==> flow/design.v <==
module flappy_core(
	input clk,
	input resetn,
	input go,
	input stop,
	input jump,
	input [1:0] sw,
	output [7:0] x,
	output [6:0] y,
	output [2:0] colour,
	output [7:0] HEX0,
	output [7:0] HEX1,
	output [7:0] HEX2,
	output [7:0] HEX3,
	output [14:0] LEDR
	);
	 wire [27:0] score;
	 wire [3:0] score_thousands;
	 wire [3:0] score_hundreds;
	 wire [3:0] score_tens;
	 wire [3:0] score_ones;
    wire [1112:0] draw;
    wire [27:0] rate;
	 wire [15:0] counter;
    wire start, move, lose;
    control c(
	.clk(clk),
	.go(go),
	.stop(stop),
   .start(start),
	.resetn(resetn),
	.move(move),
	.lose(lose)
	);
    datapath d(
	.clk(clk),
	.start(start),
	.move(move),
	.jump(jump),
	.rate(rate),
	.resetn(resetn),
	.draw(draw),
	.LEDR(LEDR[14:0]),
	.score(score),
	.lose(lose)
	);
    display d0(
	.floor(draw),
	.clk(clk),
	.resetn(resetn),
	.x(x),
	.y(y),
	.colour(colour),
	.counter(counter)
	);
	difficultySwitch diffSw(
		.sel(sw),
		.rate(rate)
	);
	bcd b0(
		.number(score[13:0]),
		.thousands(score_thousands),
		.hundreds(score_hundreds),
		.tens(score_tens),
		.ones(score_ones)
	);
	hex_display h0(
		.IN(score_ones),
		.OUT(HEX0)
	);
	hex_display h1(
		.IN(score_tens),
		.OUT(HEX1)
	);
	hex_display h2(
		.IN(score_hundreds),
		.OUT(HEX2)
	);
	 hex_display h3(
		.IN(score_thousands),
		.OUT(HEX3)
	);
endmodule
module difficultySwitch(
	input [1:0] sel,
	output reg [27:0] rate
	);
	always @(*) begin
		case(sel)
			2'b00: rate = 28'd150;  
			2'b01: rate = 28'd100;  
			2'b10: rate = 28'd80;   
			2'b11: rate = 28'd1500;  
		endcase
	end
endmodule
module control(
	input clk,
	input go,
	input stop,
	input resetn,
	input lose,
	output reg start,
	output reg move
	);
	reg [5:0] cur, next;
	localparam S_READY = 5'd0,
		  S_READY_WAIT = 5'd1,
		  S_MOVE  = 5'd2,
		  S_STOP  = 5'd3;
	always@(*)
	begin: state_table
		case (cur)
			S_READY: next = go ? S_READY_WAIT : S_READY;
			S_READY_WAIT: next = S_MOVE;
			S_MOVE: next = stop ? S_STOP : (lose ? S_READY : S_MOVE);
			S_STOP: next = S_READY;
			default: next = S_READY;
		endcase
	end
	always @(*)
	begin: enable_signals
		start = 1'b0;
		move = 1'b0;
		case (cur) 
			S_READY: begin 
				start = 1'b1;
			end
			S_MOVE: begin 
				move = 1'b1;
			end
			default: begin
			end
		endcase	
	end
	always@(posedge clk) 
	begin: state_FFs
		if (!resetn)
			cur <= S_READY;
		else 
			cur <= next;
	end
endmodule
module datapath (
    input clk,
    input start,
    input move,
    input jump,
	 input [27:0] rate,	
	input resetn,
	output [14:0] LEDR,
	output reg [27:0] score,
	output reg [1112:0] draw,
	output reg lose
    );
    reg [27:0] count;
	 reg [2:0] count2;
	reg [1112:0] obstacles;
    reg [6:0] height;
	reg [4:0] start_falling;
    reg going_up;
	 parameter gap = 7'b0000000;
	 parameter big_gap = {12{gap}};
    always@(posedge clk) begin
		if (!resetn) begin
			count <= rate;
			count2 <= 2'd3;
        	height <= 7'd40;
			going_up <= 1'b1;
			lose <= 1'b0;
			draw <= 1112'b0;
			obstacles[1105:0] <= {7'd35, big_gap, 7'd40, big_gap, 7'd20, big_gap, 7'd30, big_gap, 7'd45, big_gap, 7'd25, big_gap, 7'd35, big_gap, 7'd10};
			score <= 13'b0;
			start_falling <= 5'b0;
		end
        else if (start) begin
        	count <= rate;
        	height <= 7'd40;
         draw <= 1112'b0;
			obstacles[1105:0] <= {7'd35, big_gap, 7'd40, big_gap, 7'd20, big_gap, 7'd30, big_gap, 7'd45, big_gap, 7'd25, big_gap, 7'd35, big_gap, 7'd10};
			going_up <= 1'b1;
			score <= 13'b0;
			lose <= 1'b0;
			count2 <= 2'd3;
        end
		else begin
            if (count == 28'b0) begin
                count <= rate;
				score = score + 1;
				if (count2 == 1'b0) begin
					draw = draw << 7;
					draw[6:0] = obstacles[1105:1099];
					obstacles[1105:0] = {obstacles[1098:0], obstacles[1105:1099]};
					count2 = 2'd3;
				end else
					count2 = count2 - 1;
				if (height == 7'd0) 
					lose <= 1'b1;
				if (height == 7'd80) 
					lose <= 1'b1;
				if (draw[1105:1099] != 7'b0 && (height < draw[1105:1099] || height > draw[1105:1099] + 7'd24))
					lose <= 1'b1;
				if (jump) begin
					start_falling = 5'b1111;
					going_up = 1'b1;			
					end
				else if (start_falling > 0)
					start_falling = start_falling - 1;
				else 
					going_up = 1'b0;
				if (going_up)
					height = height + 1;
				else
					height = height -1;
				draw[1112:1106] = height;
				end
            else
				count <= count - 1;
        end
    end
    assign LEDR[5:0] = 6'b0;
    assign LEDR[7] = 1'b0;
    assign LEDR[6] = going_up;
    assign LEDR[14:8] = height;
endmodule
module display (
    input [1112:0] floor,
    input clk,
	 input resetn,
    output reg [7:0] x,
    output reg [6:0] y,
    output reg [2:0] colour,
	 output reg [15:0] counter
    );
   reg [7:0] x_init;
   reg [8:0] y_init;
	reg [8:0] runner_count;
	reg [6:0] runner_height;
	reg [1112:0] local_draw;
	reg [7:0] y_pixel;
	reg [7:0] pipe_height;  
	reg [8:0] count;
    always@(posedge clk) begin
		if (!resetn) begin
			x_init <= 8'd2;
			y_init <= 9'd84;		
			counter <= 15'b0;
			local_draw <= floor;
			count <= 8'd0;			
		end
		else begin
			if (counter < 15'd12800) begin
				if (counter < 15'd160) begin
					if (counter < 15'd80) 
						x <= 8'd0;
					else 
						x <= 8'd1;
					runner_count = counter % 80;
					y = y_init - runner_count;
					runner_height = floor[1112:1106];
					if (runner_count == 7'd0)
						colour = 3'b011;
					else if (runner_count < runner_height || runner_count > runner_height + 3)
						colour = 3'b011;
					else 
						colour = 3'b100;
				end 
				else begin
					count = (counter-160) % 320;
					if (count < 80)
						x <= x_init;
					else if (count < 160)
						x <= x_init + 1;
					else if (count < 240)
						x <= x_init + 2;
					else if (count < 320)
						x <= x_init + 3;
					y_pixel = count % 80;
					y <= y_init - y_pixel;
					pipe_height = local_draw[1105:1099];
					if (y_pixel < pipe_height || y_pixel > pipe_height + 7'd24)
						colour = 3'b110;
					else 
						colour = 3'b011;
					if (pipe_height == 7'd0) 
						colour = 3'b011;
					if (count == 15'd319) begin
						x_init <= x_init + 4;
						local_draw <= local_draw << 7;
					end
				end
				counter = counter + 1;
			end
			else begin 
				x_init <= 8'd2;
				y_init <= 9'd84;
				counter <= 15'b0;
				local_draw <= floor;
				count <= 8'd0;
			end
		end
	end
endmodule
module hex_display(IN, OUT);
    input [3:0] IN;
	output reg [7:0] OUT;
	always @(*)
	begin
	case(IN[3:0])
		4'b0000: OUT = 7'b1000000;
		4'b0001: OUT = 7'b1111001;
		4'b0010: OUT = 7'b0100100;
		4'b0011: OUT = 7'b0110000;
		4'b0100: OUT = 7'b0011001;
		4'b0101: OUT = 7'b0010010;
		4'b0110: OUT = 7'b0000010;
		4'b0111: OUT = 7'b1111000;
		4'b1000: OUT = 7'b0000000;
		4'b1001: OUT = 7'b0011000;
		4'b1010: OUT = 7'b0001000;
		4'b1011: OUT = 7'b0000011;
		4'b1100: OUT = 7'b1000110;
		4'b1101: OUT = 7'b0100001;
		4'b1110: OUT = 7'b0000110;
		4'b1111: OUT = 7'b0001110;
		default: OUT = 7'b0111111;
	endcase
	end
endmodule
module bcd(number, thousands, hundreds, tens, ones);
   input  [13:0] number;
   output reg [3:0] thousands;
   output reg [3:0] hundreds;
   output reg [3:0] tens;
   output reg [3:0] ones;
   reg [29:0] shift;
   integer i;
   always @(number)
   begin
      shift[29:14] = 0;
      shift[13:0]  = number;
      for (i=0; i<14; i=i+1) begin
         if (shift[17:14] >= 5)
            shift[17:14] = shift[17:14] + 3;
         if (shift[21:18] >= 5)
            shift[21:18] = shift[21:18] + 3;
         if (shift[25:22] >= 5)
            shift[25:22] = shift[25:22] + 3;
		if (shift[29:26] >= 5)
			shift[29:26] = shift[29:26] + 3;
         shift = shift << 1;
      end
	  thousands = shift[29:26];
      hundreds  = shift[25:22];
      tens      = shift[21:18];
      ones      = shift[17:14];
   end
endmodule
Memo
Re: synthesis data of flappy_core

## Tool chain data of flappy_core

Tool output for the design above before and after an edit, in the order of the flow.
"before" refers to lines of the RTL above, "after" to lines of the edited file.
"change": "after" minus "before" as printed here.
Operators carry their Yosys type and port widths (W data, S select, Z words).
Library cell names are shortened.
The mark n/a stands for no value.

- Top module: flappy_core
- Clock: clk
- Library: sky130hd
- Library corner: tt_025C_1v80

## Diff

Unified diff, file above to edited file.
The edited RTL no longer does the same as the RTL above: the edit was made by script, with no optimisation intended.

```diff
@@ -24,13 +24,19 @@
 	 wire [15:0] counter;
     wire start, move, lose;
+    wire move_a, move_b;
+    wire start_a, start_b;
     control c(
 	.clk(clk),
 	.go(go),
 	.stop(stop),
-   .start(start),
+   .start(start_a),
 	.resetn(resetn),
-	.move(move),
+	.move(move_a),
 	.lose(lose)
 	);
+    control c_alt (.clk(clk), .go(go), .stop(stop), .start(start_b), .resetn(resetn), .move(move_b),
+        .lose(~lose));
+    assign move = move_a ^ move_b;
+    assign start = start_a ^ start_b;
     datapath d(
 	.clk(clk),
```

## Elaborated design

Source: Yosys, flattened and elaborated, memories not mapped. Widths are those after wreduce. Registers that Yosys merges into a memory's read port (data or address) are not register bits. Print and check cells do not count.
Yosys's memory passes give these memory sizes; they may raise the number of words (mostly to a power of two), join words into wider ones and drop unused or constant bits.

Storage and ports:

| what | before | after | change |
|---|---|---|---|
| input bits | 7 | 7 | 0 |
| register bits | 3446 | 3452 | +6 |
| ROM bits | 448 | 448 | 0 |
| memories kept | 4 | 4 | 0 |

Memories:

| what | before | after |
|---|---|---|
| words x width with read and write ports | 16x7 r1 w0; 16x7 r1 w0; 16x7 r1 w0; 16x7 r1 w0 | 16x7 r1 w0; 16x7 r1 w0; 16x7 r1 w0; 16x7 r1 w0 |

Cells by class:

| what | before | after | change |
|---|---|---|---|
| bitwise operators | 3 | 4 | +1 |
| divide/modulo/power cells | 3 | 3 | 0 |
| magnitude comparators | 60 | 60 | 0 |
| reductions and logical operators | 24 | 25 | +1 |
| add/sub/neg operators | 63 | 63 | 0 |
| equality and inequality tests | 10 | 12 | +2 |
| muxes and demuxes | 87 | 91 | +4 |

Operators by type and width:

| kind | before | after | change |
|---|---|---|---|
| $mux W1 | 11 | 12 | +1 |
| $mux W5 | 3 | 4 | +1 |
| $eq A6 B1 Y1 const B | 1 | 2 | +1 |
| $eq A6 B2 Y1 const B | 1 | 2 | +1 |
| $logic_not A6 Y1 | 1 | 2 | +1 |
| $mux W2 | 1 | 2 | +1 |
| $pmux W6 S3 | 1 | 2 | +1 |
| $xor A1 B1 Y1 | 0 | 1 | +1 |
| $ge A4 B3 Y1 const B | 42 | 42 | 0 |
| $add A4 B2 Y4 const B | 33 | 33 | 0 |
| $mux W4 | 33 | 33 | 0 |
| $mux W3 | 19 | 19 | 0 |
| $add A3 B2 Y3 const B | 9 | 9 | 0 |
| $reduce_and A2 Y1 | 6 | 6 | 0 |
| $mux W8 | 5 | 5 | 0 |
| $mux W1099 | 4 | 4 | 0 |
| $mux W1106 | 4 | 4 | 0 |
| $add A1 B2 Y3 const AB | 3 | 3 | 0 |
| $ge A1 B3 Y1 const AB | 3 | 3 | 0 |
| $logic_or A1 B1 Y1 | 3 | 3 | 0 |
| $mux W28 | 3 | 3 | 0 |
| $not A1 Y1 | 3 | 3 | 0 |
| $add A8 B2 Y8 const B | 2 | 2 | 0 |
| $eq A2 B2 Y1 const B | 2 | 2 | 0 |
| $logic_not A7 Y1 | 2 | 2 | 0 |
| $lt A9 B8 Y1 const B | 2 | 2 | 0 |
| $mux W7 | 2 | 2 | 0 |
| $ne A3 B3 Y1 const B | 2 | 2 | 0 |

The list need not be complete.

## Longest topological paths

Depth = most cells in a row (Yosys ltp): at word level without a register or memory, in the mapped netlist without a sequential cell, where the memories' decode and read muxes count.

Logic depth:

| what | before | after | change |
|---|---|---|---|
| depth after elaboration | 26 | 26 | 0 |
| ABC_AREA | 0 | 0 | n/a |
| mapped depth | 78 | 73 | -5 |
| mapped depth without buffers | 75 | 73 | -2 |

## Netlist

The flow's flattened synthesis, as Yosys stat reports it; memories are mapped. The netlist is that of the ABC_AREA named above (0 if unset); the other value can give another one.

Cell types:

| cell | before | after | change |
|---|---|---|---|
| clkbuf_1 | 991 | 1014 | +23 |
| nor2_1 | 166 | 147 | -19 |
| buf_1 | 25 | 6 | -19 |
| nand3_1 | 79 | 65 | -14 |
| o21ai_0 | 48 | 62 | +14 |
| xnor2_1 | 84 | 71 | -13 |
| o211a_1 | 12 | 3 | -9 |
| mux2_2 | 10 | 19 | +9 |
| o22ai_1 | 12 | 19 | +7 |
| nand2b_1 | 36 | 42 | +6 |
| inv_2 | 9 | 3 | -6 |
| o221ai_1 | 9 | 3 | -6 |
| or4_1 | 8 | 14 | +6 |
| a2111oi_0 | 0 | 6 | +6 |
| a211oi_1 | 20 | 15 | -5 |
| mux2_4 | 8 | 3 | -5 |
| a21oi_2 | 5 | 0 | -5 |
| buf_6 | 5 | 0 | -5 |

The list need not be complete.

Synthesis totals:

| what | before | after | change |
|---|---|---|---|
| cell count | 15754 | 15707 | -47 |
| mapped area (um^2) | 133583.1 | 133013.8 | -569.3 |
| flip-flop cells | 3418 | 3422 | +4 |
| buffer cells | 1049 | 1045 | -4 |

By module: a second synthesis without flattening, with its own total; a netlist apart from the flattened one above.

Second synthesis, totals:

| what | before | after | change |
|---|---|---|---|
| cell total of the unflattened synthesis | 16030 | 16044 | +14 |
| area total of the unflattened synthesis (um^2) | 135491.2 | 135648.8 | +157.6 |

Each row is one instance without its submodules.

By module, before:

| module | sequential area (um^2) | area (um^2) | instances | cells |
|---|---|---|---|---|
| datapath | 45683.8 | 79182.2 | 1 | 10090 |
| display | 34192.8 | 50921.3 | 1 | 5207 |
| bcd | 0.0 | 3876.2 | 1 | 540 |
| hex_display | 0.0 | 279.0 | 4 | 37 |
| difficultySwitch | 0.0 | 259.0 | 1 | 34 |
| control | 80.1 | 136.4 | 1 | 11 |
| flappy_core | 0.0 | 0.0 | 1 | 0 |

By module, after:

| module | sequential area (um^2) | area (um^2) | instances | cells |
|---|---|---|---|---|
| datapath | 45683.8 | 79182.2 | 1 | 10090 |
| display | 34192.8 | 50921.3 | 1 | 5207 |
| bcd | 0.0 | 3876.2 | 1 | 540 |
| hex_display | 0.0 | 279.0 | 4 | 37 |
| control | 80.1 | 136.4 | 2 | 11 |
| difficultySwitch | 0.0 | 259.0 | 1 | 34 |
| flappy_core | 0.0 | 21.3 | 1 | 3 |

## Worst setup path after synthesis

Source: OpenSTA report_checks on the synthesized netlist (no wires, ideal clock, input and output delay 20% of the period each), path of least setup slack; recovery checks are left aside. Register names are those of the netlist, which keeps one name where synthesis merged equal registers.

Path post-synthesis:

| what | before | after | change |
|---|---|---|---|
| path type | register to register | register to register | n/a |
| start | register d0.counter[5] | register d0.counter[11] | n/a |
| end | register d0.local_draw[0] | register d0.local_draw[0] | n/a |
| data required time (ps) | 18313 | 18305 | -8 |
| slack (ps) | -12287 | -12474 | -187 |
| library setup time (ps) | 1687 | 1695 | +8 |
| launch time at the first pin (ps) | 0 | 0 | 0 |
| period (ps) | 20000 | 20000 | 0 |
| arrival (ps) | 30600 | 30779 | +179 |
| path buffers | 3 | 3 | 0 |
| delay of the path (ps) | 32287 | 32474 | +187 |
| driving pins on the path | 19 | 17 | -2 |
| synthesis period reached (ps) | 32287 | 32474 | +187 |

"delay of the path" is the arrival time less input delay plus setup time.
"driving pins on the path" counts driving pins, that of a launching flip-flop among them; a cell with two outputs on the path counts twice.
"synthesis period reached" = period - worst setup slack (recovery checks aside). The figure is calculated, with input and output delays left at 20% of the set period.
The rows between start and end are the longest chain of elaborated cells between them; the timing report does not say that the signal goes this way. Where chains are equally long, one stands for them.
Each line given opens the expression or statement behind the cell; cells for indexed reads and writes are added by Yosys, which also makes memories of some case tables.
At most two assigning lines are given for a register; there are more.
before: Only ways into the end's enable, where the timed path ends, are counted here.

On the way, post-synthesis, before:
- Cell sequence: dfxtp_1 > clkbuf_1 > inv_1 > ha_1 > and2b_1 > nor2_1 > and2_1 > buf_2 > nor3_1 > nor3_1 > o31ai_4 > o211ai_1 > and3_1 > buf_2 > or4b_2 > a21oi_1 > a311o_1 > o2111a_1 > nand2b_1
- Length of the longest elaborated chain: 5
- Elaborated cells on any way between the ends: 8
- Classes of those cells: add/sub: 1; div: 1; compare: 2; eq/ne: 3; reduce/logical: 1

RTL lines, path post-synthesis, before:

| what | RTL line | RTL |
|---|---|---|
| from (decl) | 233 | `output reg [15:0] counter` |
| from (assign) | 247 | `counter <= 15'b0;` |
| from (assign) | 292 | `counter = counter + 1;` |
| $sub A16 B8 Y17 | 269 | `count = (counter-160) % 320;` |
| $mod A32 B9 Y32 | 269 |  |
| $eq A9 B9 Y1 | 287 | `if (count == 15'd319) begin` |
| $ne A3 B3 Y1 | n/a |  |
| $reduce_and A2 Y1 | n/a |  |
| to (assign) | 289 | `local_draw <= local_draw << 7;` |
| to (assign) | 298 | `local_draw <= floor;` |
| to (decl) | 239 | `reg [1112:0] local_draw;` |

after: Only ways into the end's enable, where the timed path ends, are counted here.

On the way, post-synthesis, after:
- Cell sequence: dfxtp_1 > buf_2 > or4_1 > or4_1 > buf_2 > nand2_2 > o21ai_1 > a2111o_1 > a2111oi_0 > o21ai_0 > nand4_1 > clkbuf_1 > nand3_1 > o32ai_1 > nor3_2 > nor3_1 > nand2b_1
- Length of the longest elaborated chain: 5
- Elaborated cells on any way between the ends: 8
- Classes of those cells: add/sub: 1; div: 1; compare: 2; eq/ne: 3; reduce/logical: 1

RTL lines, path post-synthesis, after:

| what | RTL line | RTL |
|---|---|---|
| from (decl) | 239 | `output reg [15:0] counter` |
| from (assign) | 253 | `counter <= 15'b0;` |
| from (assign) | 298 | `counter = counter + 1;` |
| $sub A16 B8 Y17 | 275 | `count = (counter-160) % 320;` |
| $mod A32 B9 Y32 | 275 |  |
| $eq A9 B9 Y1 | 293 | `if (count == 15'd319) begin` |
| $ne A3 B3 Y1 | n/a |  |
| $reduce_and A2 Y1 | n/a |  |
| to (assign) | 295 | `local_draw <= local_draw << 7;` |
| to (assign) | 304 | `local_draw <= floor;` |
| to (decl) | 245 | `reg [1112:0] local_draw;` |

## Timing after layout

Path of least setup slack in the final report of each run of pair 1 (OpenROAD, finished layout, wires in). Where an end is a register, its clock arrival counts in the times.
The path's times are printed in steps of 10 ps; the period is the one set.

Path after layout:

| what | before | after | change |
|---|---|---|---|
| path type | register to output | register to output | n/a |
| start | register (name not given) | register (name not given) | n/a |
| end | output port HEX3[0] | output port HEX3[3] | n/a |
| arrival (ps) | 14150 | 14070 | -80 |
| launch time at the first pin (ps) | 870 | 900 | +30 |
| driving pins on the path | 71 | 73 | +2 |
| path buffers | 4 | 2 | -2 |
| external output delay (ps) | 3820 | 3820 | 0 |
| slack (ps) | 1130 | 1210 | +80 |
| period (ps) | 19100 | 19100 | 0 |
| data required time (ps) | 15280 | 15280 | 0 |

The rows between start and end are the longest chain of elaborated cells between them; the timing report does not say that the signal goes this way. Where chains are equally long, one stands for them.
The chain passes a memory read, where the word-level depth is cut; so it can be longer than that depth.

On the way, after layout, before:
- Cell sequence: dfxtp_4 > inv_2 > ha_1 > inv_1 > ha_1 > a21oi_2 > xnor2_1 > inv_1 > ha_1 > and2b_2 > o21ai_0 > a21oi_2 > xnor2_2 > ha_1 > nor2b_1 > buf_4 > o21ai_0 > a21oi_1 > [... 35 more ...] > xnor2_2 > ha_1 > nand2b_1 > or4b_1 > a21o_1 > nand3_1 > xnor2_1 > inv_1 > ha_1 > nor2b_1 > nand2b_1 > mux2_4 > buf_4 > inv_1 > ha_1 > nor3_1 > a221oi_1 > clkdlybuf4s50_1
- Length of the longest elaborated chain: 25
- Elaborated cells on any way between the ends: 118
- Classes of those cells: add/sub: 39; compare: 39; mux: 39; memory: 1

RTL lines, path after layout, before:

| what | RTL line | RTL |
|---|---|---|
| from (decl) | 152 |  |
| from (assign) | 173 |  |
| from (assign) | 189 |  |
| $add A4 B2 Y4 | 344 | `shift[17:14] = shift[17:14] + 3;` |
| $mux W4 | 343 | `if (shift[17:14] >= 5)` |
| $ge A4 B3 Y1 | 343 |  |
| $mux W4 | 343 |  |
| $ge A4 B3 Y1 | 343 |  |
| $mux W4 | 343 |  |
| $ge A4 B3 Y1 | 343 |  |
| [... 11 more ...] | n/a |  |
| $add A4 B2 Y4 | 344 |  |
| $mux W4 | 343 |  |
| $add A4 B2 Y4 | 346 | `shift[21:18] = shift[21:18] + 3;` |
| $mux W4 | 345 | `if (shift[21:18] >= 5)` |
| $add A4 B2 Y4 | 348 | `shift[25:22] = shift[25:22] + 3;` |
| $mux W4 | 347 | `if (shift[25:22] >= 5)` |
| $mem_v2 Z16 W7 | 309 | `case(IN[3:0])` |
| to (decl) | 14 | `output [7:0] HEX3,` |

On the way, after layout, after:
- Cell sequence: dfxtp_4 > inv_1 > ha_1 > inv_1 > ha_2 > a21oi_4 > xnor2_2 > buf_4 > ha_1 > nor2b_4 > nor3_1 > or4_1 > nand2_2 > ha_2 > nor2b_4 > nor2_1 > o31a_1 > or4_1 > [... 37 more ...] > inv_1 > ha_1 > nor2b_1 > o21ai_2 > and2_1 > ha_1 > nand2b_1 > nand2_1 > o21ai_1 > a31oi_2 > xor2_1 > o22ai_1 > a21o_1 > ha_1 > nor2_1 > a211oi_1 > a2111oi_1 > dlymetal6s2s_1
- Length of the longest elaborated chain: 23
- Elaborated cells on any way between the ends: 106
- Classes of those cells: add/sub: 35; compare: 35; mux: 35; memory: 1

RTL lines, path after layout, after:

| what | RTL line | RTL |
|---|---|---|
| from (decl) | 158 |  |
| from (assign) | 179 |  |
| from (assign) | 195 |  |
| $add A4 B2 Y4 | 350 | `shift[17:14] = shift[17:14] + 3;` |
| $mux W4 | 349 | `if (shift[17:14] >= 5)` |
| $ge A4 B3 Y1 | 349 |  |
| $mux W4 | 349 |  |
| $ge A4 B3 Y1 | 349 |  |
| $mux W4 | 349 |  |
| $ge A4 B3 Y1 | 349 |  |
| [... 9 more ...] | n/a |  |
| $add A4 B2 Y4 | 350 |  |
| $mux W4 | 349 |  |
| $add A4 B2 Y4 | 352 | `shift[21:18] = shift[21:18] + 3;` |
| $mux W4 | 351 | `if (shift[21:18] >= 5)` |
| $add A4 B2 Y4 | 354 | `shift[25:22] = shift[25:22] + 3;` |
| $mux W4 | 353 | `if (shift[25:22] >= 5)` |
| $mem_v2 Z16 W7 | 315 | `case(IN[3:0])` |
| to (decl) | 14 | `output [7:0] HEX3,` |

## Flow runs

Both versions went through the flow (Yosys, OpenROAD) with the same settings in each pair. Constraints: input delay and output delay 20% of the set period each, output load 0.01 pF.

Flow settings, pair 1:
- CORE_UTILIZATION: 45
- PLACE_DENSITY: 0.6
- period_ns: 19.1
- CAP_MARGIN: 20
- CORE_MARGIN: 2
- SLEW_MARGIN: 20

Results, pair 1:

| what | before | after | change |
|---|---|---|---|
| chip area in the Yosys report (um^2) | 133583.1 | 133013.8 | -569.3 |
| total power of the final layout (mW) | 14.960 | 14.891 | -0.069 |
| utilization (%) | 50.6 | 50.3 | -0.3 |
| standard-cell area after layout (um^2) | 149669.0 | 147877.0 | -1792.0 |
| period achieved (ps) | 17971 | 17893 | -78 |
| worst hold slack after layout (ps) | 403 | 424 | +21 |
| setup slack of the critical path (ps) | 1129 | 1207 | +78 |
| die size (um^2) | 301225.0 | 299953.0 | -1272.0 |
| sum of negative setup slack (ps) | 0 | 0 | 0 |

Flow settings, pair 2:
- ABC_AREA: 1
- CAP_MARGIN: 20
- CORE_ASPECT_RATIO: 1.29
- CORE_UTILIZATION: 29
- GPL_ROUTABILITY_DRIVEN: 0
- GPL_TIMING_DRIVEN: 0
- MAX_ROUTING_LAYER: met5
- MIN_ROUTING_LAYER: met2
- SETUP_SLACK_MARGIN: 5.0
- period_ns: 28.2
- CORE_MARGIN: 2
- SLEW_MARGIN: 20

Results, pair 2:

| what | before | after | change |
|---|---|---|---|
| chip area in the Yosys report (um^2) | 132444.5 | 132359.4 | -85.1 |
| total power of the final layout (mW) | 10.531 | 10.566 | +0.035 |
| utilization (%) | 33.8 | 33.7 | -0.1 |
| standard-cell area after layout (um^2) | 153441.0 | 153031.0 | -410.0 |
| period achieved (ps) | 18577 | 18743 | +166 |
| worst hold slack after layout (ps) | 396 | 399 | +3 |
| setup slack of the critical path (ps) | 9623 | 9457 | -166 |
| die size (um^2) | 462172.0 | 461875.0 | -297.0 |
| sum of negative setup slack (ps) | 0 | 0 | 0 |

"period achieved" means the clock period less the worst setup slack. The figure is calculated, with input and output delays left at 20% of the set period.
"total power of the final layout" is the tool's figure for a default switching activity; nothing was simulated.
